==> flow/design.v <==
`timescale 1ns / 1ps
module clock(clk, reset, freq, clk_en);
	input clk;
	input reset;
	input [31:0] freq;
	output clk_en;
	reg clk_temp;
	reg [26:0] counter;
	wire [26:0]	cycles;
	assign clk_en = clk_temp;
	assign cycles = (100000000 / freq) - 1;
	always @ (posedge clk) begin
		if (reset) begin
			counter <= 0;
			clk_temp <= 0;
		end
		else begin
		counter <= counter + 1;
		if (counter == cycles) begin
			clk_temp <= 1;
			counter <= 0;
		end
		else
			clk_temp <= 0;
		end
	end
endmodule
`timescale 1ns / 1ps
module hvsync_generator(clk, reset, en, vga_h_sync, vga_v_sync, inDisplayArea, CounterX, CounterY);
input clk;
input reset;
input en;
output vga_h_sync, vga_v_sync;
output reg inDisplayArea;
output [9:0] CounterX;
output [9:0] CounterY;
reg [9:0] CountX;
reg [9:0] CountY;
assign CounterX = PixelX;
assign CounterY = PixelY;
reg [9:0] PixelX;
reg [9:0] PixelY;
parameter CountXmaxed = 799;  
parameter CountYmaxed = 524;  
parameter hpulse = 96; 	 
parameter vpulse = 2; 	 
parameter hbp = 144; 	 
parameter hfp = 784; 	 
parameter vbp = 35; 		 
parameter vfp = 515; 	 
always @(posedge clk)
	if (reset) begin
		CountX <= 0;
		CountY <= 0;
	end
	else if (en)
	if(CountX < CountXmaxed)
		CountX <= CountX + 1;
	else 	
	begin
		CountX <= 0;
		if (CountY < CountYmaxed)
			CountY <= CountY + 1;
		else
			CountY <= 0;
	end
assign vga_h_sync = (CountX < hpulse) ? 0:1;
assign vga_v_sync = (CountY < vpulse) ? 0:1;
always @(posedge clk)
	if (reset) begin
		inDisplayArea <= 0;
		PixelX <= 0;
		PixelY <= 0;
	end
	else if (en)
	if(CountX >= hbp && CountX < hfp && CountY >= vbp && CountY < vfp) begin
		inDisplayArea <= 1;
		PixelX <= CountX - hbp;
		PixelY <= CountY - vbp;
	end
	else begin
		inDisplayArea <= 0;
		PixelX <= 0;
		PixelY <= 0;
	end
endmodule
`timescale 1ns / 1ps
module pieces(encoding, PixelX, PixelY, display);
	input [41:0] encoding;
	input [9:0] PixelX;
	input [9:0] PixelY;
	output display;
	reg [5:0] coordinate;
	always @* begin
		coordinate <= ((PixelX-145) / 50) + 7 * ((PixelY-90) / 50);
	end
	assign display = encoding[coordinate];
endmodule
`timescale 1ns / 1ps
module finish(encoding, pos, done);
	input [41:0] encoding;
	input [5:0] pos;
	output reg done;
	always @* begin
		if (encoding[pos+1] && encoding[pos+2] && encoding[pos+3] && (pos%7 < 4))
			done <= 1;
		else if (encoding[pos-1] && encoding[pos+1] && encoding[pos+2] && (pos%7 < 5) && (pos%7 > 0))
			done <= 1;
		else if (encoding[pos-2] && encoding[pos-1] && encoding[pos+1] && (pos%7 < 6) && (pos%7 > 1))
			done <= 1;
		else if (encoding[pos-3] && encoding[pos-2] && encoding[pos-1] && (pos%7 > 2))
			done <= 1;
		else if (encoding[pos+7] && encoding[pos+14] && encoding[pos+21] && (pos < 21))
			done <= 1;
		else if (encoding[pos+8] && encoding[pos+16] && encoding[pos+24] && (pos%7 < 4) && (pos < 21))
			done <= 1;
		else if (encoding[pos-8] && encoding[pos+8] && encoding[pos+16] && (pos%7 < 5) && (pos%7 > 0) && (pos < 28) && (pos > 6))
			done <= 1;
		else if (encoding[pos-16] && encoding[pos-8] && encoding[pos+8] && (pos%7 < 6) && (pos%7 > 1) && (pos < 35) && (pos > 13))
			done <= 1;
		else if (encoding[pos-24] && encoding[pos-16] && encoding[pos-8] && (pos%7 > 2) && (pos > 20))
			done <= 1;
		else if (encoding[pos+6] && encoding[pos+12] && encoding[pos+18] && (pos%7 > 2) && (pos < 21))
			done <= 1;
		else if (encoding[pos-6] && encoding[pos+6] && encoding[pos+12] && (pos%7 > 1) && (pos%7 < 6) && (pos < 28) && (pos > 6))
			done <= 1;
		else if (encoding[pos-12] && encoding[pos-6] && encoding[pos+6] && (pos%7 > 0) && (pos%7 < 5) && (pos < 35) && (pos > 13))
			done <= 1;
		else if (encoding[pos-18] && encoding[pos-12] && encoding[pos-6] && (pos%7 < 4) && (pos > 20))
			done <= 1;
		else 
			done <= 0;
	end
endmodule
`timescale 1ns / 1ps
module vga(clk, rst, reset, btnL, btnR, btnD, vga_h_sync, vga_v_sync, vga_R, vga_G, vga_B);
	input clk, rst, reset, btnL, btnR, btnD;
	output vga_h_sync, vga_v_sync;
	output [2:0] vga_R;
	output [2:0] vga_G;
	output [1:0] vga_B;
	wire inDisplayArea;
	wire [9:0] PixelX;
	wire [9:0] PixelY;
	wire clk_px;
	wire rDisplay, yDisplay, rFinish, yFinish;
	clock clkpx (.clk(clk), .reset(rst), .freq(25000000), .clk_en(clk_px));
	hvsync_generator syncgen(.clk(clk), .reset(rst), .en(clk_px), .vga_h_sync(vga_h_sync), .vga_v_sync(vga_v_sync), 
	.inDisplayArea(inDisplayArea), .CounterX(PixelX), .CounterY(PixelY));
	reg [41:0] red;
	reg [41:0] ylw;
	reg [3:0] col;
	reg [2:0] columnA;
	reg [2:0] columnB;
	reg [2:0] columnC;
	reg [2:0] columnD;
	reg [2:0] columnE;
	reg [2:0] columnF;
	reg [2:0] columnG;
	reg player;
	reg [5:0] coordinate;
	reg [5:0] prev_coordinate;
	reg [2:0] height;
	reg winner;
	reg rw;
	reg yw;
	pieces redpieces (.encoding(red_q), .PixelX(PixelX), .PixelY(PixelY), .display(rDisplay));
	pieces ylwpieces (.encoding(ylw_q), .PixelX(PixelX), .PixelY(PixelY), .display(yDisplay));
	finish rwins (.encoding(red_q), .pos(coordinate_q), .done(rFinish));
	finish ywins (.encoding(ylw_q), .pos(coordinate_q), .done(yFinish));
	reg [2:0] vga_R;
	reg [2:0] vga_G;
	reg [1:0] vga_B;
	always @(posedge clk) begin
		if (rst) begin
			vga_R = 3'b000;
			vga_G = 3'b000;
			vga_B = 2'b00;
		end
		else if(inDisplayArea) begin
			if (PixelX > 145 && PixelX < 495 && PixelY > 40 && PixelY < 90 &&
				(PixelX - 145 > col_q * 50) && (PixelX - 145 < (col_q+1) * 50)) begin
				if (player_q) begin
					vga_R = 3'b111;
					vga_G = 3'b000;
					vga_B = 2'b00;
				end
				else begin
					vga_R = 3'b111;
					vga_G = 3'b111;
					vga_B = 2'b00;
				end
			end
			else if (PixelX >= 145 && PixelX <= 495 && PixelY >= 90 && PixelY <= 390) begin
				if ((PixelX-45) % 50 == 0 || (PixelY-40) %50 == 0) begin
					vga_R = 3'b000;
					vga_G = 3'b000;
					vga_B = 2'b00;
				end
				else if (rDisplay) begin
					vga_R = 3'b111;
					vga_G = 3'b000;
					vga_B = 2'b00;
				end
				else if (yDisplay) begin
					vga_R = 3'b111;
					vga_G = 3'b111;
					vga_B = 2'b00;
				end
				else begin
					vga_R = 3'b000;
					vga_G = 3'b111;
					vga_B = 2'b11;
				end
			end
			else begin
				if (PixelX > 545 && PixelX < 595 && PixelY > 340 && PixelY < 390)
					if (rw_q) begin
						vga_R = 3'b111;
						vga_G = 3'b000;
						vga_B = 2'b00;
					end
					else if (yw_q) begin
						vga_R = 3'b111;
						vga_G = 3'b111;
						vga_B = 2'b00;
					end
					else begin
						vga_R = 3'b000;
						vga_G = 3'b111;
						vga_B = 2'b00;
					end
				else begin
					vga_R = 3'b111;
					vga_G = 3'b111;
					vga_B = 2'b11;
				end
			end
		end
		else begin
			vga_R = 3'b000;
			vga_G = 3'b000;
			vga_B = 2'b00;
		end
	end
	localparam DIV_BITS = 6;
	wire [DIV_BITS:0] clk_dv_inc;
	reg [DIV_BITS-1:0]  clk_dv;
   reg         clk_en;
   reg         clk_en_d;
   assign clk_dv_inc = clk_dv + 1;
   always @ (posedge clk) begin
		if (rst) begin
			clk_dv   <= 0;
			clk_en   <= 0;
			clk_en_d <= 0;
		end
		else begin
			clk_dv   <= clk_dv_inc[DIV_BITS-1:0];
			clk_en   <= clk_dv_inc[DIV_BITS];
			clk_en_d <= clk_en;
		end
	end
	reg [3:0]   step_reset;
	reg [3:0]	step_left;
	reg [3:0]	step_right;
	reg [3:0]	step_down;
   always @ (posedge clk)
		if (rst)
		begin
			step_reset <= 4'b0;
			step_left  <= 4'b0;
			step_right <= 4'b0;
			step_down  <= 4'b0;
		end
		else if (clk_en)
		begin
			step_reset[3:0]  <= {reset, step_reset[3:1]};
			step_left[3:0]  <= {btnL, step_left[3:1]};
			step_right[3:0]  <= {btnR, step_right[3:1]};
			step_down[3:0]  <= {btnD, step_down[3:1]};
		end
	reg [41:0] red_q;
	reg [41:0] ylw_q;
	reg [3:0] col_q;
	reg player_q;
	reg [5:0] coordinate_q;
	reg rw_q;
	reg yw_q;
	always @ (posedge clk) begin
		red = red_q;
		ylw = ylw_q;
		col = col_q;
		player = player_q;
		coordinate = coordinate_q;
		rw = rw_q;
		yw = yw_q;
		if (rst) begin
			red = 42'b0000111_0000000_0000000_0000000_0000000_0000000;
			ylw = 42'b0000000_0000111_0000000_0000000_0000000_0000000;
			col = 3;
			columnA = 2;
			columnB = 2;
			columnC = 2;
			columnD = 0;
			columnE = 0;
			columnF = 0;
			columnG = 0;
			player = 1;
			winner = 0;
			coordinate = 0;
			rw = 0;
			yw = 0;
		end
		else if(~step_reset[0] & step_reset[1] & step_reset[2] & clk_en_d) begin
			red = 42'b0;
			ylw = 42'b0;
			col = 3;
			columnA = 0;
			columnB = 0;
			columnC = 0;
			columnD = 0;
			columnE = 0;
			columnF = 0;
			columnG = 0;
			player = 1;
			winner = 0;
			coordinate = 0;
			rw = 0;
			yw = 0;
		end
		else if(~step_left[0] & step_left[1] & step_left[2] & clk_en_d) begin
			if (col == 0)
				col = 0;
			else
				col = col - 1;
		end
		else if(~step_right[0] & step_right[1] & step_right[2] & clk_en_d) begin
			if (col == 6)
				col = 6;
			else
				col = col + 1;
		end
		else if(~step_down[0] & step_down[1] & step_down[2] & clk_en_d) begin
			case (col)
				0 : height = columnA;
				1 : height = columnB;
				2 : height = columnC;
				3 : height = columnD;
				4 : height = columnE;
				5 : height = columnF;
				6 : height = columnG;
				default : height = 0;
			endcase
			if (height == 6)
				;
			else begin
				coordinate = col + 7*(5-height);
				if (player) begin
					red[coordinate] = 1;
				end
				else begin
					ylw[coordinate] = 1;
				end
				player = ~player;
				case (col)
					0 : columnA = height + 1;
					1 : columnB = height + 1;
					2 : columnC = height + 1;
					3 : columnD = height + 1;
					4 : columnE = height + 1;
					5 : columnF = height + 1;
					6 : columnG = height + 1;
					default : ;
				endcase
			end
			if (~winner) 
				if(rFinish && player) begin
					rw = 1;
					winner =1;
				end
				else if (yFinish && ~player) begin
					yw = 1;
					winner =1;
				end
		end
		red_q <= red;
		ylw_q <= ylw;
		col_q <= col;
		player_q <= player;
		coordinate_q <= coordinate;
		rw_q <= rw;
		yw_q <= yw;
	end
endmodule
# --- Reports on vga ---
# What the tools print for vga, step after step.
# Lines are those of the file above, counted from 1.
# Library cell names are shortened.
design:
  top_module: "vga"
  clock: "clk"
  library: "sky130hd"
  corner: "tt_025C_1v80"

# --- Word level ---
# Source: Yosys, flattened and elaborated, memories not mapped. Widths are those after wreduce. Registers that Yosys merges into a memory's read port (data or address) are not register bits. Print and check cells do not count. Equal cells are merged and count once.
word_totals:
  regBits: 220
  clocked_rd_ports_x_width: 0
  mem_bits_rw: 0
  in_bits: 6
  elab_cells: 471
  rom_bits: 0
  mem_count: 0
  latch_bits: 0
  output_inout_bits: 10
op_classes:
  addsub: 38
  n_div: 5
  bitwise: 30
  compare: 34
  n_mul: 4
  eq_ne: 12
  muxes: 103
  reduce_and_logical: 163
  shift: 45
op_table:
  columns: ["op", "count"]
  rows:
  - ["variable part select 42 x 8 -> 1 bit", 24]
  - ["variable part select 42 x 7 -> 1 bit", 18]
  - ["divider 32 x 6 -> 32 bit (second input constant)", 2]
  - ["remainder unit 32 x 6 -> 32 bit (second input constant)", 2]
  - ["two-way mux 38 bit", 6]
  - ["two-way mux 31 bit", 6]
  - ["multiplier 32 x 5 -> 31 bit (second input constant)", 1]
  - ["logical AND 1 bit", 130]
  - ["multiplier 3 x 32 -> 6 bit (first input constant)", 1]
  - ["< comparator 32 x 3 -> 1 bit (second input constant)", 3]
  - ["remainder unit 6 x 3 -> 32 bit (second input constant)", 1]
  - ["AND 42 bit", 2]
  - ["OR 42 bit", 2]
  - ["variable part select 42 x 6 -> 1 bit", 2]
  - ["AND reduction 5 bit", 15]
  - ["> comparator 32 x 1 -> 1 bit (second input constant)", 2]
  - ["zero test 32 bit", 2]
  - ["two-way mux 3 bit", 20]
  - ["< comparator 10 bit (second input constant)", 5]
  - ["two-way mux 2 bit", 23]
  - ["variable shift 1 x 7 -> 42 bit (first input constant)", 1]
  - ["NOT 42 bit", 1]
  - ["two-way mux 10 bit", 4]
  - ["two-way mux 1 bit", 39]
  - ["multiplier 4 x 5 -> 9 bit (second input constant)", 1]
  - ["> comparator 32 x 10 -> 1 bit", 1]
  - ["> comparator 32 x 2 -> 1 bit (second input constant)", 1]
  - ["< comparator 32 bit", 1]
# Other operator kinds: 61; their cells: 118.

# --- Longest topological paths ---
# Yosys ltp: most cells in a row. Word level: on the elaborated netlist, between registers, memories and ports. Mapped: between sequential cells and ports; inverters and the memories' decode and read muxes count.
depth:
  depth_word: 24
  abc_area: 0
  depth_mapped: 40
  depth_no_buf: 38

# --- Synthesis result ---
# Yosys stat after the flow's synthesis: flattened, memories mapped to cells. It holds for the ABC_AREA given above (unset counts as 0); a run with the other value may have another netlist.
# The area totals of this step are shown rounded.
types:
  columns: ["type", "count", "area_total_um2"]
  rows:
  - ["dfxtp_1", 215, 4.3E+03]
  - ["mux4_2", 136, 3.06E+03]
  - ["ha_1", 135, 1689.12]
  - ["mux2i_1", 131, 1.31E+03]
  - ["nor2_1", 344, 1.29E+03]
  - ["a21oi_1", 237, 1.19E+03]
  - ["nand2_1", 233, 874.589]
  - ["xnor2_1", 96, 840.806]
  - ["o21ai_0", 162, 810.778]
  - ["xor2_1", 53, 464.195]
  - ["mux2_2", 40, 450.432]
  - ["clkbuf_1", 117, 439.171]
  - ["inv_1", 92, 345.331]
  - ["nand3_1", 63, 315.302]
  - ["nor3_1", 63, 315.302]
  - ["o211ai_1", 39, 292.781]
  - ["nor2b_1", 39, 243.984]
  - ["fa_1", 12, 240.23]
# Other cell types: 93; their cells: 606.
mapped:
  seq_area_mm2: 0.0043
  synth_area_mm2: 0.023
  flip_flops: 215
  cells: 2813
# The figures by module come from a second, unflattened synthesis with its own total; it is not the netlist above.
unflattened:
  hier_cells: 8570
  area_unflattened_mm2: 0.063
# Rows give one instance, submodules left out.
by_module:
  columns: ["mod", "area_mm2", "cells", "n_inst"]
  rows:
  - ["clock", 0.033, 5049, 1]
  - ["finish", 0.0057, 615, 2]
  - ["vga", 0.01, 1246, 1]
  - ["pieces", 0.003, 398, 2]
  - ["hvsync_generator", 0.0022, 249, 1]

# --- Timing after synthesis ---
# Source: OpenSTA report_checks on the synthesized netlist (no wires, ideal clock, input and output delay 20% of the period each), path of least setup slack; recovery checks are left aside. Register names are those of the netlist, which keeps one name where synthesis merged equal registers.
synth_timing:
  path_type: "reg-to-reg"
  from: "reg syncgen.PixelY[2]"
  to: "reg vga_B[0]"
  setup_ps: 79
  path_delay_ps: 8220
  t_required_ps: 9921
  path_buffers: 1
  clock_period_ps: 10000
  t_arrival_ps: 8141
  setup_slack_ps: 1780
  path_stages: 31
  period_less_setup_slack_ps: 8220
# "path_delay_ps" is the arrival time less input delay plus setup time.
# "path_stages": output pins that drive a net of the path, with the launching flip-flop's if there is one; two outputs of one cell count as two.
# "period_less_setup_slack_ps" = period - worst setup slack (recovery checks aside). The figure is calculated, with input and output delays left at 20% of the set period.
# The rows between start and end are the longest chain of elaborated cells between them; the timing report does not say that the signal goes this way. Where chains are equally long, one stands for them.
# Each line given opens the expression or statement behind the cell; cells for indexed reads and writes are added by Yosys, which also makes memories of some case tables.
# A register here has more assigning lines than the two given.
synth_via:
  cell_sequence: "dfxtp_1 > clkbuf_1 > inv_1 > ha_1 > nor2b_1 > o21ai_1 > xor2_1 > xnor2_1 > a31oi_1 > maj3_1 > o221ai_1 > a31oi_1 > a211oi_2 > a31oi_1 > xnor2_1 > nand2_1 > o21ba_2 > xnor2_1 > and3_1 > o31a_1 > fa_1 > fa_1 > fa_1 > xor2_1 > mux4_2 > o21ai_0 > o22ai_1 > a211oi_1 > and2_1 > o211ai_1 > a211oi_2"
  elab_chain_cells: 9
synth_rtl:
  columns: ["item", "line", "source"]
  rows:
  - ["start: declaration", 42, "reg [9:0] PixelY;"]
  - ["start: assignment", 73, "PixelY <= 0;"]
  - ["start: assignment", 79, "PixelY <= CountY - vbp;"]
  - ["subtractor 10 x 7 -> 11 bit", 95, "coordinate <= ((PixelX-145) / 50) + 7 * ((PixelY-90) / 50);"]
  - ["divider 32 x 6 -> 32 bit", 95, null]
  - ["multiplier 3 x 32 -> 6 bit", 95, null]
  - ["adder 6 bit", 95, null]
  - ["variable part select 42 x 6 -> 1 bit", 97, "assign display = encoding[coordinate];"]
  - ["two-way mux 2 bit", 205, "else if (yDisplay) begin"]
  - ["two-way mux 2 bit", 200, "else if (rDisplay) begin"]
  - ["two-way mux 2 bit", 195, "if ((PixelX-45) % 50 == 0 || (PixelY-40) %50 == 0) begin"]
  - ["two-way mux 2 bit", 194, "else if (PixelX >= 145 && PixelX <= 495 && PixelY >= 90 && PixelY <= 390) begin"]
  - ["end: assignment", 191, "vga_B = 2'b00;"]
  - ["end: assignment", 198, "vga_B = 2'b00;"]
  - ["end: declaration", 141, "output [1:0] vga_B;"]

# --- Timing after layout ---
# Path of least setup slack in the final report of flow run A (OpenROAD, finished layout, wires in). Where an end is a register, its clock arrival counts in the times.
# The path's times are printed in steps of 10 ps; the period is the one set.
layout_timing:
  path_type: "reg-to-reg"
  from: "reg syncgen.PixelY[2]"
  to: "reg vga_B[0]"
  path_stages: 30
  path_buffers: 0
  t_arrival_ps: 9770
  setup_slack_ps: 690
  t_required_ps: 10460
  setup_ps: 70
  clock_period_ps: 10000
# The rows between start and end are the longest chain of elaborated cells between them; the timing report does not say that the signal goes this way. Where chains are equally long, one stands for them.
# A register here has more assigning lines than the two given.
layout_via:
  cell_sequence: "dfxtp_1 > inv_1 > ha_1 > nor2b_1 > o21ai_1 > xor2_1 > xnor2_1 > a31oi_1 > maj3_1 > o221ai_1 > a31oi_1 > a211oi_2 > a31oi_1 > xnor2_1 > nand2_1 > o21ba_2 > xnor2_1 > and3_1 > o31ai_1 > ha_1 > ha_1 > ha_1 > mux4_2 > mux4_2 > nand2_1 > o22ai_1 > a211oi_1 > and2_1 > o211ai_1 > a211oi_2"
  elab_chain_cells: 9
layout_rtl:
  columns: ["item", "line", "source"]
  rows:
  - ["start: declaration", 42, "reg [9:0] PixelY;"]
  - ["start: assignment", 73, "PixelY <= 0;"]
  - ["start: assignment", 79, "PixelY <= CountY - vbp;"]
  - ["subtractor 10 x 7 -> 11 bit", 95, "coordinate <= ((PixelX-145) / 50) + 7 * ((PixelY-90) / 50);"]
  - ["divider 32 x 6 -> 32 bit", 95, null]
  - ["multiplier 3 x 32 -> 6 bit", 95, null]
  - ["adder 6 bit", 95, null]
  - ["variable part select 42 x 6 -> 1 bit", 97, "assign display = encoding[coordinate];"]
  - ["two-way mux 2 bit", 205, "else if (yDisplay) begin"]
  - ["two-way mux 2 bit", 200, "else if (rDisplay) begin"]
  - ["two-way mux 2 bit", 195, "if ((PixelX-45) % 50 == 0 || (PixelY-40) %50 == 0) begin"]
  - ["two-way mux 2 bit", 194, "else if (PixelX >= 145 && PixelX <= 495 && PixelY >= 90 && PixelY <= 390) begin"]
  - ["end: assignment", 191, "vga_B = 2'b00;"]
  - ["end: assignment", 198, "vga_B = 2'b00;"]
  - ["end: declaration", 141, "output [1:0] vga_B;"]

Lab notebook: vga

Module vga, platform sky130hd: 4 stored runs of the flow (Yosys, OpenROAD) with differing settings, in no particular order. Input and output delays are each 20% of the period that was set; the output load is 0.01 pF.
"achieved_clock_period_ps" = clock period - worst setup slack. The figure is calculated, with input and output delays left at 20% of the set period.
"worst_path_ps" is the time allowed to the run's worst setup path (the clock period less input and output delay, where it has them) less its slack. Clock arrival times count: a late capture clock shortens it, a late launch clock lengthens it.
"fin_power_mw": no workload was simulated; the value follows from the tool's default switching activity.
"worst_path_ps" is known to 10 ps.
Results are given in rounded form.

--- flow run A ---
==> flow/run.sh <==
#!/bin/bash
# the make line also repeats the synthesis and layout settings of config.mk as NAME=value (left out here)
make -C /OpenROAD-flow-scripts/flow DESIGN_CONFIG=/design/flow/config.mk WORK_HOME=/design/flow/orfs CLKGATE_MAP_FILE= finish
==> flow/config.mk <==
export PLATFORM = sky130hd
export DESIGN_NAME = vga
export DESIGN_NICKNAME = vga
export VERILOG_FILES = /design/flow/design.v
export SDC_FILE = /design/flow/constraint.sdc
export NUM_CORES = 4
export LEC_CHECK = 0
export CAP_MARGIN = 20
export CORE_MARGIN = 9
export CORE_UTILIZATION = 40
export SLEW_MARGIN = 5
==> flow/constraint.sdc <==
create_clock -name core_clock -period 10.0 [get_ports {clk}]
set_input_delay 2.0000 -clock core_clock [delete_from_list [all_inputs] [get_ports {clk}]]
set_output_delay 2.0000 -clock core_clock [all_outputs]
set_load 0.01 [all_outputs]

==> results, as YAML <==
results:
  stdcell_area_mm2: 0.024
  final_die_area_mm2: 0.067
  worst_path_ps: 9310
  critical_path_type: "reg-to-reg"
  holdWs_ps: 440
  fin_util_pct: 43
  setup_ws_ps: 690
  timing.setup.tns_ps: 0
  fin_power_mw: 1.7
  achieved_clock_period_ps: 9312
  synth_area_mm2: 0.023

--- flow run B ---
==> flow/run.sh <==
#!/bin/bash
# the make line also repeats the synthesis and layout settings of config.mk as NAME=value (left out here)
make -C /OpenROAD-flow-scripts/flow DESIGN_CONFIG=/design/flow/config.mk WORK_HOME=/design/flow/orfs CLKGATE_MAP_FILE= finish
==> flow/config.mk <==
export PLATFORM = sky130hd
export DESIGN_NAME = vga
export DESIGN_NICKNAME = vga
export VERILOG_FILES = /design/flow/design.v
export SDC_FILE = /design/flow/constraint.sdc
export NUM_CORES = 4
export LEC_CHECK = 0
export CAP_MARGIN = 20
export CELL_PAD_IN_SITES_DETAIL_PLACEMENT = 2
export CELL_PAD_IN_SITES_GLOBAL_PLACEMENT = 3
export CORE_MARGIN = 7
export CORE_UTILIZATION = 43
export CTS_CLUSTER_DIAMETER = 319
export HOLD_SLACK_MARGIN = 0.23
export MAX_ROUTING_LAYER = met4
export PLACE_DENSITY_LB_ADDON = 0.23
export SLEW_MARGIN = 30
export TNS_END_PERCENT = 45
==> flow/constraint.sdc <==
create_clock -name core_clock -period 16.2 [get_ports {clk}]
set_input_delay 3.2400 -clock core_clock [delete_from_list [all_inputs] [get_ports {clk}]]
set_output_delay 3.2400 -clock core_clock [all_outputs]
set_load 0.01 [all_outputs]

==> results, as YAML <==
results:
  final_die_area_mm2: 0.06
  fin_util_pct: 46
  timing.setup.tns_ps: 0
  stdcell_area_mm2: 0.025
  setup_ws_ps: 6200
  achieved_clock_period_ps: 9986
  holdWs_ps: 460
  worst_path_ps: 9990
  critical_path_type: "reg-to-reg"
  fin_power_mw: 1.1
  synth_area_mm2: 0.023

--- flow run C ---
==> flow/run.sh <==
#!/bin/bash
# the make line also repeats the synthesis and layout settings of config.mk as NAME=value (left out here)
make -C /OpenROAD-flow-scripts/flow DESIGN_CONFIG=/design/flow/config.mk WORK_HOME=/design/flow/orfs CLKGATE_MAP_FILE= finish
==> flow/config.mk <==
export PLATFORM = sky130hd
export DESIGN_NAME = vga
export DESIGN_NICKNAME = vga
export VERILOG_FILES = /design/flow/design.v
export SDC_FILE = /design/flow/constraint.sdc
export NUM_CORES = 4
export LEC_CHECK = 0
export CAP_MARGIN = 20
export CELL_PAD_IN_SITES_GLOBAL_PLACEMENT = 2
export CORE_MARGIN = 2
export CORE_UTILIZATION = 29
export CTS_CLUSTER_DIAMETER = 306
export CTS_CLUSTER_SIZE = 17
export GPL_TIMING_DRIVEN = 0
export MAX_ROUTING_LAYER = met5
export PLACE_DENSITY_LB_ADDON = 0.15
export SLEW_MARGIN = 20
export TNS_END_PERCENT = 80
==> flow/constraint.sdc <==
create_clock -name core_clock -period 12.4 [get_ports {clk}]
set_input_delay 2.4800 -clock core_clock [delete_from_list [all_inputs] [get_ports {clk}]]
set_output_delay 2.4800 -clock core_clock [all_outputs]
set_load 0.01 [all_outputs]

==> results, as YAML <==
results:
  achieved_clock_period_ps: 10291
  final_die_area_mm2: 0.082
  fin_util_pct: 32
  holdWs_ps: 440
  stdcell_area_mm2: 0.025
  fin_power_mw: 1.2
  synth_area_mm2: 0.023
  timing.setup.tns_ps: 0
  worst_path_ps: 10290
  critical_path_type: "reg-to-reg"
  setup_ws_ps: 2100

--- flow run D ---
==> flow/run.sh <==
#!/bin/bash
# the make line also repeats the synthesis and layout settings of config.mk as NAME=value (left out here)
make -C /OpenROAD-flow-scripts/flow DESIGN_CONFIG=/design/flow/config.mk WORK_HOME=/design/flow/orfs CLKGATE_MAP_FILE= finish
==> flow/config.mk <==
export PLATFORM = sky130hd
export DESIGN_NAME = vga
export DESIGN_NICKNAME = vga
export VERILOG_FILES = /design/flow/design.v
export SDC_FILE = /design/flow/constraint.sdc
export NUM_CORES = 4
export LEC_CHECK = 0
export CAP_MARGIN = 20
export CELL_PAD_IN_SITES_GLOBAL_PLACEMENT = 2
export CORE_MARGIN = 9
export CORE_UTILIZATION = 40
export SETUP_SLACK_MARGIN = 1.67
export SLEW_MARGIN = 5
export TNS_END_PERCENT = 60
==> flow/constraint.sdc <==
create_clock -name core_clock -period 10.0 [get_ports {clk}]
set_input_delay 2.0000 -clock core_clock [delete_from_list [all_inputs] [get_ports {clk}]]
set_output_delay 2.0000 -clock core_clock [all_outputs]
set_load 0.01 [all_outputs]

==> results, as YAML <==
results:
  fin_util_pct: 44
  fin_power_mw: 1.9
  stdcell_area_mm2: 0.025
  final_die_area_mm2: 0.067
  achieved_clock_period_ps: 7899
  worst_path_ps: 7900
  critical_path_type: "reg-to-reg"
  holdWs_ps: 430
  timing.setup.tns_ps: 0
  setup_ws_ps: 2100
  synth_area_mm2: 0.023
